==> flow/design.v <==
`timescale 100ps/10ps
module triangle(clk, reset, nt, xi, yi, busy, po, xo, yo);
input        clk, reset, nt;
input  [2:0] xi, yi;
output       busy, po;
output [2:0] xo, yo;
reg busy, po;
reg [4:0] state, next_state;  
reg [6:0] x_cor[0:2];         
reg [6:0] y_cor[0:2];         
reg [1:0] s0_count;           
reg s1_count;                 
reg s2_count;                 
reg s7_count;                 
reg [4:0] horiz;              
reg [3:0] out_count;          
reg signed [8:0] a[0:1];      
reg signed [8:0] b[0:1];      
reg signed [8:0] c[0:1];      
reg [3:0] ep, save_ep;        
reg signed [7:0] value;       
reg [1:0] o_idx;              
reg [2:0] xo, yo;             
reg loc;                      
reg [3:0] start;              
parameter s0=5'd0,s1=5'd1,s2=5'd2,s3=5'd3,s4=5'd4,s5=5'd5,s6=5'd6,s7=5'd7;
integer i,j;
always @(posedge clk or posedge reset)begin
    if(reset) state<=s0;
    else state<=next_state;
end
always @(*)begin
    case(state)
        s0:next_state=(s0_count==2'd3)?s1:s0;
        s1:next_state=(s1_count==1'b1)?s2:s1;
        s2:next_state=(out_count==y_cor[0]||out_count==y_cor[1]||out_count==y_cor[2])?s5:((s2_count==1'b1)?((value==8'd0)?s5:((value[7]==1'b0)?s3:s4)):s2);
        s3:next_state=(o_idx==2'd2)?s5:s2;
        s4:next_state=(o_idx==2'd1)?s5:s2;
        s5:next_state=(out_count==y_cor[0]||out_count==y_cor[2])?s6:((loc==1'b0)?((out_count==y_cor[1])?((start==x_cor[1])?s6:s5):((start==ep)?s6:s5)):((start==x_cor[0])?s6:s5));
        s6:next_state=(out_count==y_cor[2])?s7:s2;
        s7:next_state=(s7_count==1'b1)?s0:s7;
        default:next_state=s0;
    endcase
end
always @(posedge clk or posedge reset)begin
    if(reset) busy<=1'b0;
    else begin
        if(state==s7&&s7_count==1'b1) busy<=1'b0;
        else if(state==s0&&s0_count==2'd0&&nt==1'b0) busy<=1'b0;
        else busy<=1'b1;
    end
end
always @(posedge clk or posedge reset)begin
    if(reset) s0_count<=2'd0;
    else begin
        if(state==s7) s0_count<=2'd0;
        else if(state==s0&&s0_count==2'd0&&nt==1'b0) s0_count<=2'd0;
        else s0_count<=s0_count+2'd1;
    end
end
always @(posedge clk or posedge reset)begin
    if(reset)begin
        s1_count<=1'b0;
    end
    else begin
        if(state==s1) s1_count<=1'b1;
        else s1_count<=1'b0;
    end
end
always @(posedge clk or posedge reset)begin
    if(reset)begin
        s2_count<=1'b0;
    end
    else begin
        if(state==s2) s2_count<=1'b1;
        else s2_count<=1'b0;
    end
end
always @(posedge clk or posedge reset)begin
    if(reset)begin
        s7_count<=1'b0;
    end
    else begin
        if(state==s7) s7_count<=1'b1;
        else s7_count<=1'b0;
    end
end
always @(posedge clk or posedge reset)begin
    if(reset)begin
        loc<=1'b0;
    end
    else begin
        if(state==s1)begin
            if(x_cor[1]>x_cor[0]) loc<=1'b0;
            else loc<=1'b1;
        end
    end
end
always @(posedge clk or posedge reset)begin
    if(reset)begin
        for(i=0;i<2;i=i+1)begin
            a[i]<=9'd0;
        end
    end
    else begin
        case(state)
            s1:begin
                if(loc==1'b0)begin
                    a[0]<=($signed(y_cor[1])-$signed(y_cor[0]));
                    a[1]<=($signed(y_cor[2])-$signed(y_cor[1]));
                end
                else begin
                    a[0]<=($signed(y_cor[1])-$signed(y_cor[0]));
                    a[1]<=(~($signed(y_cor[2])-$signed(y_cor[1])))+9'd1;
                end
            end
        endcase
    end
end
always @(posedge clk or posedge reset)begin
    if(reset)begin
        for(i=0;i<2;i=i+1)begin
            b[i]<=9'd0;
        end
    end
    else begin
        case(state)
            s1:begin
                if(loc==1'b0)begin
                    b[0]<=(~($signed(x_cor[1])-$signed(x_cor[0])))+9'd1;
                    b[1]<=(~($signed(x_cor[2])-$signed(x_cor[1])))+9'd1;
                end
                else begin
                    b[0]<=(~($signed(x_cor[1])-$signed(x_cor[0])))+9'd1;
                    b[1]<=($signed(x_cor[2])-$signed(x_cor[1]));
                end
            end
        endcase
    end
end
always @(posedge clk or posedge reset)begin
    if(reset)begin
        for(i=0;i<2;i=i+1)begin
            c[i]<=9'd0;
        end
    end
    else begin
        case(state)
            s1:begin
                if(loc==1'b0)begin
                    c[0]<=($signed(y_cor[0]*x_cor[1])-$signed(y_cor[1]*x_cor[0]));
                    c[1]<=($signed(y_cor[1]*x_cor[2])-$signed(y_cor[2]*x_cor[1]));
                end
                else begin
                    c[0]<=($signed(y_cor[0]*x_cor[1])-$signed(y_cor[1]*x_cor[0]));
                    c[1]<=(~($signed(y_cor[1]*x_cor[2])-$signed(y_cor[2]*x_cor[1])))+9'd1;
                end
            end
        endcase
    end
end
always @(posedge clk or posedge reset)begin
    if(reset)begin
        for(i=0;i<3;i=i+1)begin
            x_cor[i]<=7'd0;
        end
    end
    else begin
        case(state)
            s0:begin
                x_cor[s0_count]<=xi;
            end
        endcase
    end
end
always @(posedge clk or posedge reset)begin
    if(reset)begin
        for(i=0;i<3;i=i+1)begin
            y_cor[i]<=7'd0;
        end
    end
    else begin
        case(state)
            s0:begin
                y_cor[s0_count]<=yi;
            end
        endcase
    end
end
always @(posedge clk or posedge reset)begin
    if(reset) begin
        horiz<=5'd0;
    end
    else begin
        case(state)
            s1:begin
                horiz<=(x_cor[1]-x_cor[0]);
            end
        endcase
    end
end
always @(posedge clk or posedge reset)begin
    if(reset)begin
        out_count<=4'd0;
    end
    else begin
        case(state)
            s1:out_count<=y_cor[0];
            s6:out_count<=out_count+4'd1;
        endcase
    end
end
always @(posedge clk or posedge reset)begin
    if(reset)begin
        ep<=4'd0;
    end
    else begin
        if(loc==1'b0)begin
            if(state==s6) ep<=save_ep;
            else if(state==s3)begin
                if(out_count<y_cor[1])begin
                    if(o_idx==2'd2) ep<=ep;
                    else ep<=ep+4'd1;
                end
                else ep<=ep-4'd1;
            end
            else if(state==s4)begin
                if(out_count<y_cor[1]) ep<=ep-4'd1;
                else begin
                    if(o_idx==2'd1) ep<=ep;
                    else ep<=ep+4'd1;
                end
            end
            else ep<=ep;
        end
        else begin
            if(state==s6) ep<=save_ep;
            else if(state==s3)begin
                if(out_count<y_cor[1])begin
                    if(o_idx==2'd2) ep<=ep;
                    else ep<=ep-4'd1;
                end
                else ep<=ep+4'd1;
            end
            else if(state==s4)begin
                if(out_count<y_cor[1]) ep<=ep+4'd1;
                else begin
                    if(o_idx==2'd1) ep<=ep;
                    else ep<=ep-4'd1;
                end
            end
            else ep<=ep;
        end
    end
end
always @(posedge clk or posedge reset)begin
    if(reset)begin
        o_idx<=2'd0;
    end
    else begin
        if(state==s3) o_idx<=2'd1;
        else if(state==s4) o_idx<=2'd2;
        else if(state==s5) o_idx<=2'd0;
    end
end
always @(posedge clk or posedge reset)begin
    if(reset)begin
        save_ep<=4'd0;
    end
    else begin
        if(state==s1) save_ep<=(x_cor[0]+x_cor[1])>>1;
    end
end
always @(posedge clk or posedge reset)begin
    if(reset)begin
        value<=8'd0;
    end
    else begin
        if(state==s2) begin
            if(out_count==y_cor[0]||out_count==y_cor[1]||out_count==y_cor[2]) value<=8'd0;
            else if(out_count<y_cor[1]) begin
                value<=(a[0]*$signed(ep))+(b[0]*$signed(out_count))+c[0];
            end
            else begin
                value<=(a[1]*$signed(ep))+(b[1]*$signed(out_count))+c[1];
            end
        end
    end
end
always @(posedge clk or posedge reset)begin
    if(reset) po<=1'b0;
    else if(state==s5) po<=1'b1;
    else po<=1'b0;
end
always @(posedge clk)begin
    if(state==s5) start<=start+4'd1;
    else begin
        if(loc==1'b0) start<=x_cor[0];
        else begin
            if(out_count==y_cor[1]) start<=x_cor[1];
            else start<=ep;
        end
    end
end
always @(posedge clk or posedge reset)begin
    if(reset)begin
        xo<=3'd0;
    end
    else begin
        if(state==s5)begin
            if(out_count==y_cor[0]) xo<=x_cor[0];
            else if(out_count==y_cor[2]) xo<=x_cor[2];
            else xo<=start;
        end
    end
end
always @(posedge clk or posedge reset)begin
    if(reset)begin
        yo<=3'd0;
    end
    else begin
        if(state==s5)begin
            if(out_count==y_cor[0]) yo<=y_cor[0];
            else if(out_count==y_cor[2]) yo<=y_cor[2];
            else yo<=out_count;
        end
    end
end
endmodule
# ---- Step by step through the tools: triangle
# The steps from the RTL of triangle to its reports follow in flow order.
# Line numbers count from 1 in the design file above.
# Operators: Yosys type, input widths -> output width; for muxes data width and select width s.
# Cell names lack the library's common part.
# A cell with -- has no value.
dict set report setup {
  top_module {triangle}
  clock_port {clk}
  library {sky130hd}
  lib_corner {tt_025C_1v80}
}

# ---- After elaboration
# Counts by Yosys on the flattened word-level netlist (proc, flatten, opt, wreduce). Print and check cells are left out.
dict set report op_classes {
  mul 8
  n_eq 20
  n_mux 57
  n_addsub 23
  n_reduce_logical 16
  n_logic 5
  compare 2
}
# operator n
set op_table {}
lappend op_table {{$mul 9x4->8} 4}
lappend op_table {{$mul 3x3->6} 4}
lappend op_table {{$mux 4} 18}
lappend op_table {{$mux 3} 12}
lappend op_table {{$add 9x1->9 const B} 3}
lappend op_table {{$not 9->9} 3}
lappend op_table {{$sub 3x3->4} 6}
lappend op_table {{$add 8x8->8} 3}
lappend op_table {{$pmux 3 s8} 1}
lappend op_table {{$mux 2} 12}
lappend op_table {{$mux 8} 3}
lappend op_table {{$sub 6x6->7} 3}
lappend op_table {{$eq 4x3->1} 5}
lappend op_table {{$mux 9} 2}
lappend op_table {{$eq 3x3->1 const B} 4}
lappend op_table {{$add 4x1->4 const B} 3}
lappend op_table {{$add 8x1->8 const B} 1}
lappend op_table {{$add 8x7->8} 1}
lappend op_table {{$not 8->8} 1}
lappend op_table {{$logic_not 8->1} 1}
lappend op_table {{$pmux 4 s2} 1}
lappend op_table {{$mux 1} 8}
lappend op_table {{$eq 2x2->1 const B} 3}
lappend op_table {{$reduce_and 2->1} 3}
lappend op_table {{$eq 3x2->1 const B} 2}
lappend op_table {{$reduce_bool 3->1} 2}
lappend op_table {{$logic_not 5->1} 1}
lappend op_table {{$eq 2x1->1 const B} 2}
# Other operator kinds: 15; their cells: 19.
dict set report bits {
  out_inout_bits 8
  word_cells 159
  inputBits 9
  regBits 112
}

# ---- Longest topological paths
# Longest topological path by Yosys (ltp), each cell counted once; first at word level (registers and memories cut), then after technology mapping (sequential cells cut; the memories' decode and read muxes count).
dict set report depth {
  word_depth 7
  ABC_AREA 0
  depth_mapped 19
  ltp_nobuf 17
}

# ---- Netlist
# Source: synth_stat.txt of the flow (Yosys; design flattened, memories mapped). It holds for the ABC_AREA given above (unset counts as 0); a run with the other value may have another netlist.
dict set report mapped {
  buffers 28
  ff_cells 105
  mapped_cells 1005
  yosys_area_um2 9816.9
}
# cell n area_total_um2
set by_type {}
lappend by_type {dfrtp_1 100 2502.4}
lappend by_type {fa_1 91 1.82E+03}
lappend by_type {ha_1 108 1.35E+03}
lappend by_type {inv_1 140 525.504}
lappend by_type {xnor2_1 51 446.678}
lappend by_type {mux2_2 34 382.867}
lappend by_type {nand2_1 85 319.056}
lappend by_type {a21oi_1 59 295.283}
lappend by_type {nor2_1 76 285.274}
lappend by_type {and2_1 44 275.264}
lappend by_type {xor2_1 26 227.718}
lappend by_type {mux2i_1 20 200.192}
lappend by_type {a21o_1 19 142.637}
lappend by_type {o21ai_0 25 125.12}
lappend by_type {nand2b_1 15 93.84}
lappend by_type {clkbuf_1 22 82.579}
lappend by_type {dfxtp_1 4 80.077}
lappend by_type {o22ai_1 9 56.304}
# Other cell types: 34; their cells: 77.

# ---- Worst setup path after synthesis
# Path of least setup slack by OpenSTA after synthesis, without wires, with an ideal clock, recovery checks aside; 20% of the period is set as input and as output delay. Where synthesis merged equal registers, the netlist keeps one of their names.
dict set report synth_path {
  path_type {register to register}
  from {register ep[3]}
  to {register value[7]}
  tclk_ps 5000
  setup_time_ps 134
  setup_slack_ps 203
  arrival_ps 4663
  t_first_pin_ps 0
  required_time_ps 4866
  stages 17
  path_delay_ps 4797
  synth_period_reached_ps 4797
}
# "path_delay_ps" is the arrival time less input delay plus setup time.
# "stages": output pins that drive a net of the path, with the launching flip-flop's if there is one; two outputs of one cell count as two.
# "synth_period_reached_ps" = period - worst setup slack (recovery checks aside). The figure is calculated, with input and output delays left at 20% of the set period.
# The rows between start and end are the longest chain of elaborated cells between them; the timing report does not say that the signal goes this way. Where chains are equally long, one stands for them.
# A line is the first line of the expression or statement that the cell stems from. Yosys adds cells for indexed reads and writes and turns some case tables into memories.
# At most two assigning lines are given for a register; there are more.
dict set report synth_via {
  cell_sequence {dfrtp_1 clkbuf_1 nand2b_1 fa_1 fa_1 inv_1 fa_1 fa_1 fa_1 ha_1 a21oi_1 nor2_1 o211ai_1 nand2_1 xnor2_1 mux2i_1 o22ai_1}
  elab_chain_cells 5
  cells_between 8
}
# item line
set synth_rtl {}
lappend synth_rtl {{from (decl)} 20} ;# reg [3:0] ep, save_ep;
lappend synth_rtl {{from (assign)} 219} ;# if(state==s6) ep<=save_ep;
lappend synth_rtl {{from (assign)} 222} ;# if(o_idx==2'd2) ep<=ep;
lappend synth_rtl {{$mul 9x4->8} 285} ;# value<=(a[1]*$signed(ep))+(b[1]*$signed(out_count))+c[1];
lappend synth_rtl {{$add 8x8->8 (2 in a row)} 285}
lappend synth_rtl {{$mux 8} 281} ;# else if(out_count<y_cor[1]) begin
lappend synth_rtl {{$mux 8} 280} ;# if(out_count==y_cor[0]||out_count==y_cor[1]||out_count==y_cor[2]) value<=8'd0;
lappend synth_rtl {{to (assign)} 282} ;# value<=(a[0]*$signed(ep))+(b[0]*$signed(out_count))+c[0];
lappend synth_rtl {{to (assign)} 285}
lappend synth_rtl {{to (decl)} 21} ;# reg signed [7:0] value;

# ---- Path in the finished layout
# Path of least setup slack in the final report of flow run A (OpenROAD, finished layout, wires in). Where an end is a register, its clock arrival counts in the times.
# The path's times are printed in steps of 10 ps; the period is the one set.
dict set report layout_path {
  path_type {register to register}
  from {register out_count[2]}
  to {register value[7]}
  required_time_ps 5230
  setup_slack_ps 320
  stages 16
  setup_time_ps 130
  arrival_ps 4910
  t_first_pin_ps 360
  tclk_ps 5000
}
# The rows between start and end are the longest chain of elaborated cells between them; the timing report does not say that the signal goes this way. Where chains are equally long, one stands for them.
# At most two assigning lines are given for a register; there are more.
dict set report layout_via {
  cell_sequence {dfrtp_1 nand2_1 fa_1 fa_1 inv_1 fa_1 fa_1 fa_1 ha_1 a21oi_1 nor2_1 o211ai_1 nand2_1 xnor2_1 mux2i_1 o22ai_1}
  elab_chain_cells 5
  cells_between 14
}
# item line
set layout_rtl {}
lappend layout_rtl {{from (decl)} 16} ;# reg [3:0] out_count;
lappend layout_rtl {{from (assign)} 208} ;# s1:out_count<=y_cor[0];
lappend layout_rtl {{from (assign)} 209} ;# s6:out_count<=out_count+4'd1;
lappend layout_rtl {{$mul 9x4->8} 285} ;# value<=(a[1]*$signed(ep))+(b[1]*$signed(out_count))+c[1];
lappend layout_rtl {{$add 8x8->8 (2 in a row)} 285}
lappend layout_rtl {{$mux 8} 281} ;# else if(out_count<y_cor[1]) begin
lappend layout_rtl {{$mux 8} 280} ;# if(out_count==y_cor[0]||out_count==y_cor[1]||out_count==y_cor[2]) value<=8'd0;
lappend layout_rtl {{to (assign)} 282} ;# value<=(a[0]*$signed(ep))+(b[0]*$signed(out_count))+c[0];
lappend layout_rtl {{to (assign)} 285}
lappend layout_rtl {{to (decl)} 21} ;# reg signed [7:0] value;

; Top module triangle; platform sky130hd; tools Yosys and OpenROAD; 6 stored runs in no particular order. Input and output delays are each 20% of the period that was set; the output load is 0.01 pF.
; "achieved_clock_period_ps" is the run's clock period less its worst setup slack. It is reckoned from that one timing run; input and output delays stay at 20% of the period that was set.
; "worstPathTime_ps" = time allowed to the worst setup path (clock period - input delay - output delay, where it has them) - its slack; a late launch clock adds to it, a late capture clock takes from it.
; "worstPathTime_ps" is known to 10 ps.

[flow run A: settings]
CORE_UTILIZATION = 40
period_ns = 5.0
CAP_MARGIN = 20
CORE_MARGIN = 2
SLEW_MARGIN = 20
[flow run A: results]
post_route_stdcell_area_um2 = 10685.2
post_synth_area_um2 = 9816.9
worst_setup_slack_ps = 319
worstPathTime_ps = 4680
critical_path_kind = register to register
die_area_um2 = 25811.6
achieved_clock_period_ps = 4681

[flow run B: settings]
CORE_UTILIZATION = 66
period_ns = 4.74
CAP_MARGIN = 20
CORE_MARGIN = 2
SLEW_MARGIN = 20
[flow run B: results]
worst_setup_slack_ps = 170
post_synth_area_um2 = 9816.9
post_route_stdcell_area_um2 = 10602.7
die_area_um2 = 15865.9
worstPathTime_ps = 4570
critical_path_kind = register to register
achieved_clock_period_ps = 4570

[flow run C: settings]
CORE_UTILIZATION = 40
period_ns = 4.12
CAP_MARGIN = 20
CORE_MARGIN = 2
SLEW_MARGIN = 20
[flow run C: results]
achieved_clock_period_ps = 4397
worstPathTime_ps = 4400
critical_path_kind = register to register
worst_setup_slack_ps = -277
post_route_stdcell_area_um2 = 11330.9
die_area_um2 = 25811.6
post_synth_area_um2 = 9816.9

[flow run D: settings]
CAP_MARGIN = 20
CELL_PAD_IN_SITES_DETAIL_PLACEMENT = 0
CELL_PAD_IN_SITES_GLOBAL_PLACEMENT = 3
CORE_UTILIZATION = 50
CTS_CLUSTER_DIAMETER = 359
GPL_ROUTABILITY_DRIVEN = 0
MAX_ROUTING_LAYER = met5
SETUP_SLACK_MARGIN = 0.12
SLEW_MARGIN = 10
TNS_END_PERCENT = 45
period_ns = 6.08
CORE_MARGIN = 2
[flow run D: results]
die_area_um2 = 20770.6
post_route_stdcell_area_um2 = 10550.1
post_synth_area_um2 = 9816.9
worstPathTime_ps = 4980
critical_path_kind = register to register
achieved_clock_period_ps = 4983
worst_setup_slack_ps = 1097

[flow run E: settings]
ABC_AREA = 0
CAP_MARGIN = 0
CORE_ASPECT_RATIO = 1.39
CORE_UTILIZATION = 55
CTS_CLUSTER_DIAMETER = 304
PLACE_DENSITY_LB_ADDON = 0.01
SETUP_SLACK_MARGIN = 1.14
SLEW_MARGIN = 40
period_ns = 7.3
CORE_MARGIN = 2
[flow run E: results]
worstPathTime_ps = 4980
critical_path_kind = register to register
die_area_um2 = 18947.5
post_route_stdcell_area_um2 = 10501.3
post_synth_area_um2 = 9816.9
achieved_clock_period_ps = 4980
worst_setup_slack_ps = 2320

[flow run F: settings]
CELL_PAD_IN_SITES_DETAIL_PLACEMENT = 2
CORE_UTILIZATION = 65
PLACE_DENSITY_LB_ADDON = 0.04
SETUP_SLACK_MARGIN = 0.78
period_ns = 5.14
CAP_MARGIN = 20
CORE_MARGIN = 2
SLEW_MARGIN = 20
[flow run F: results]
outcome = stopped before the end: placement reported DPL-0033
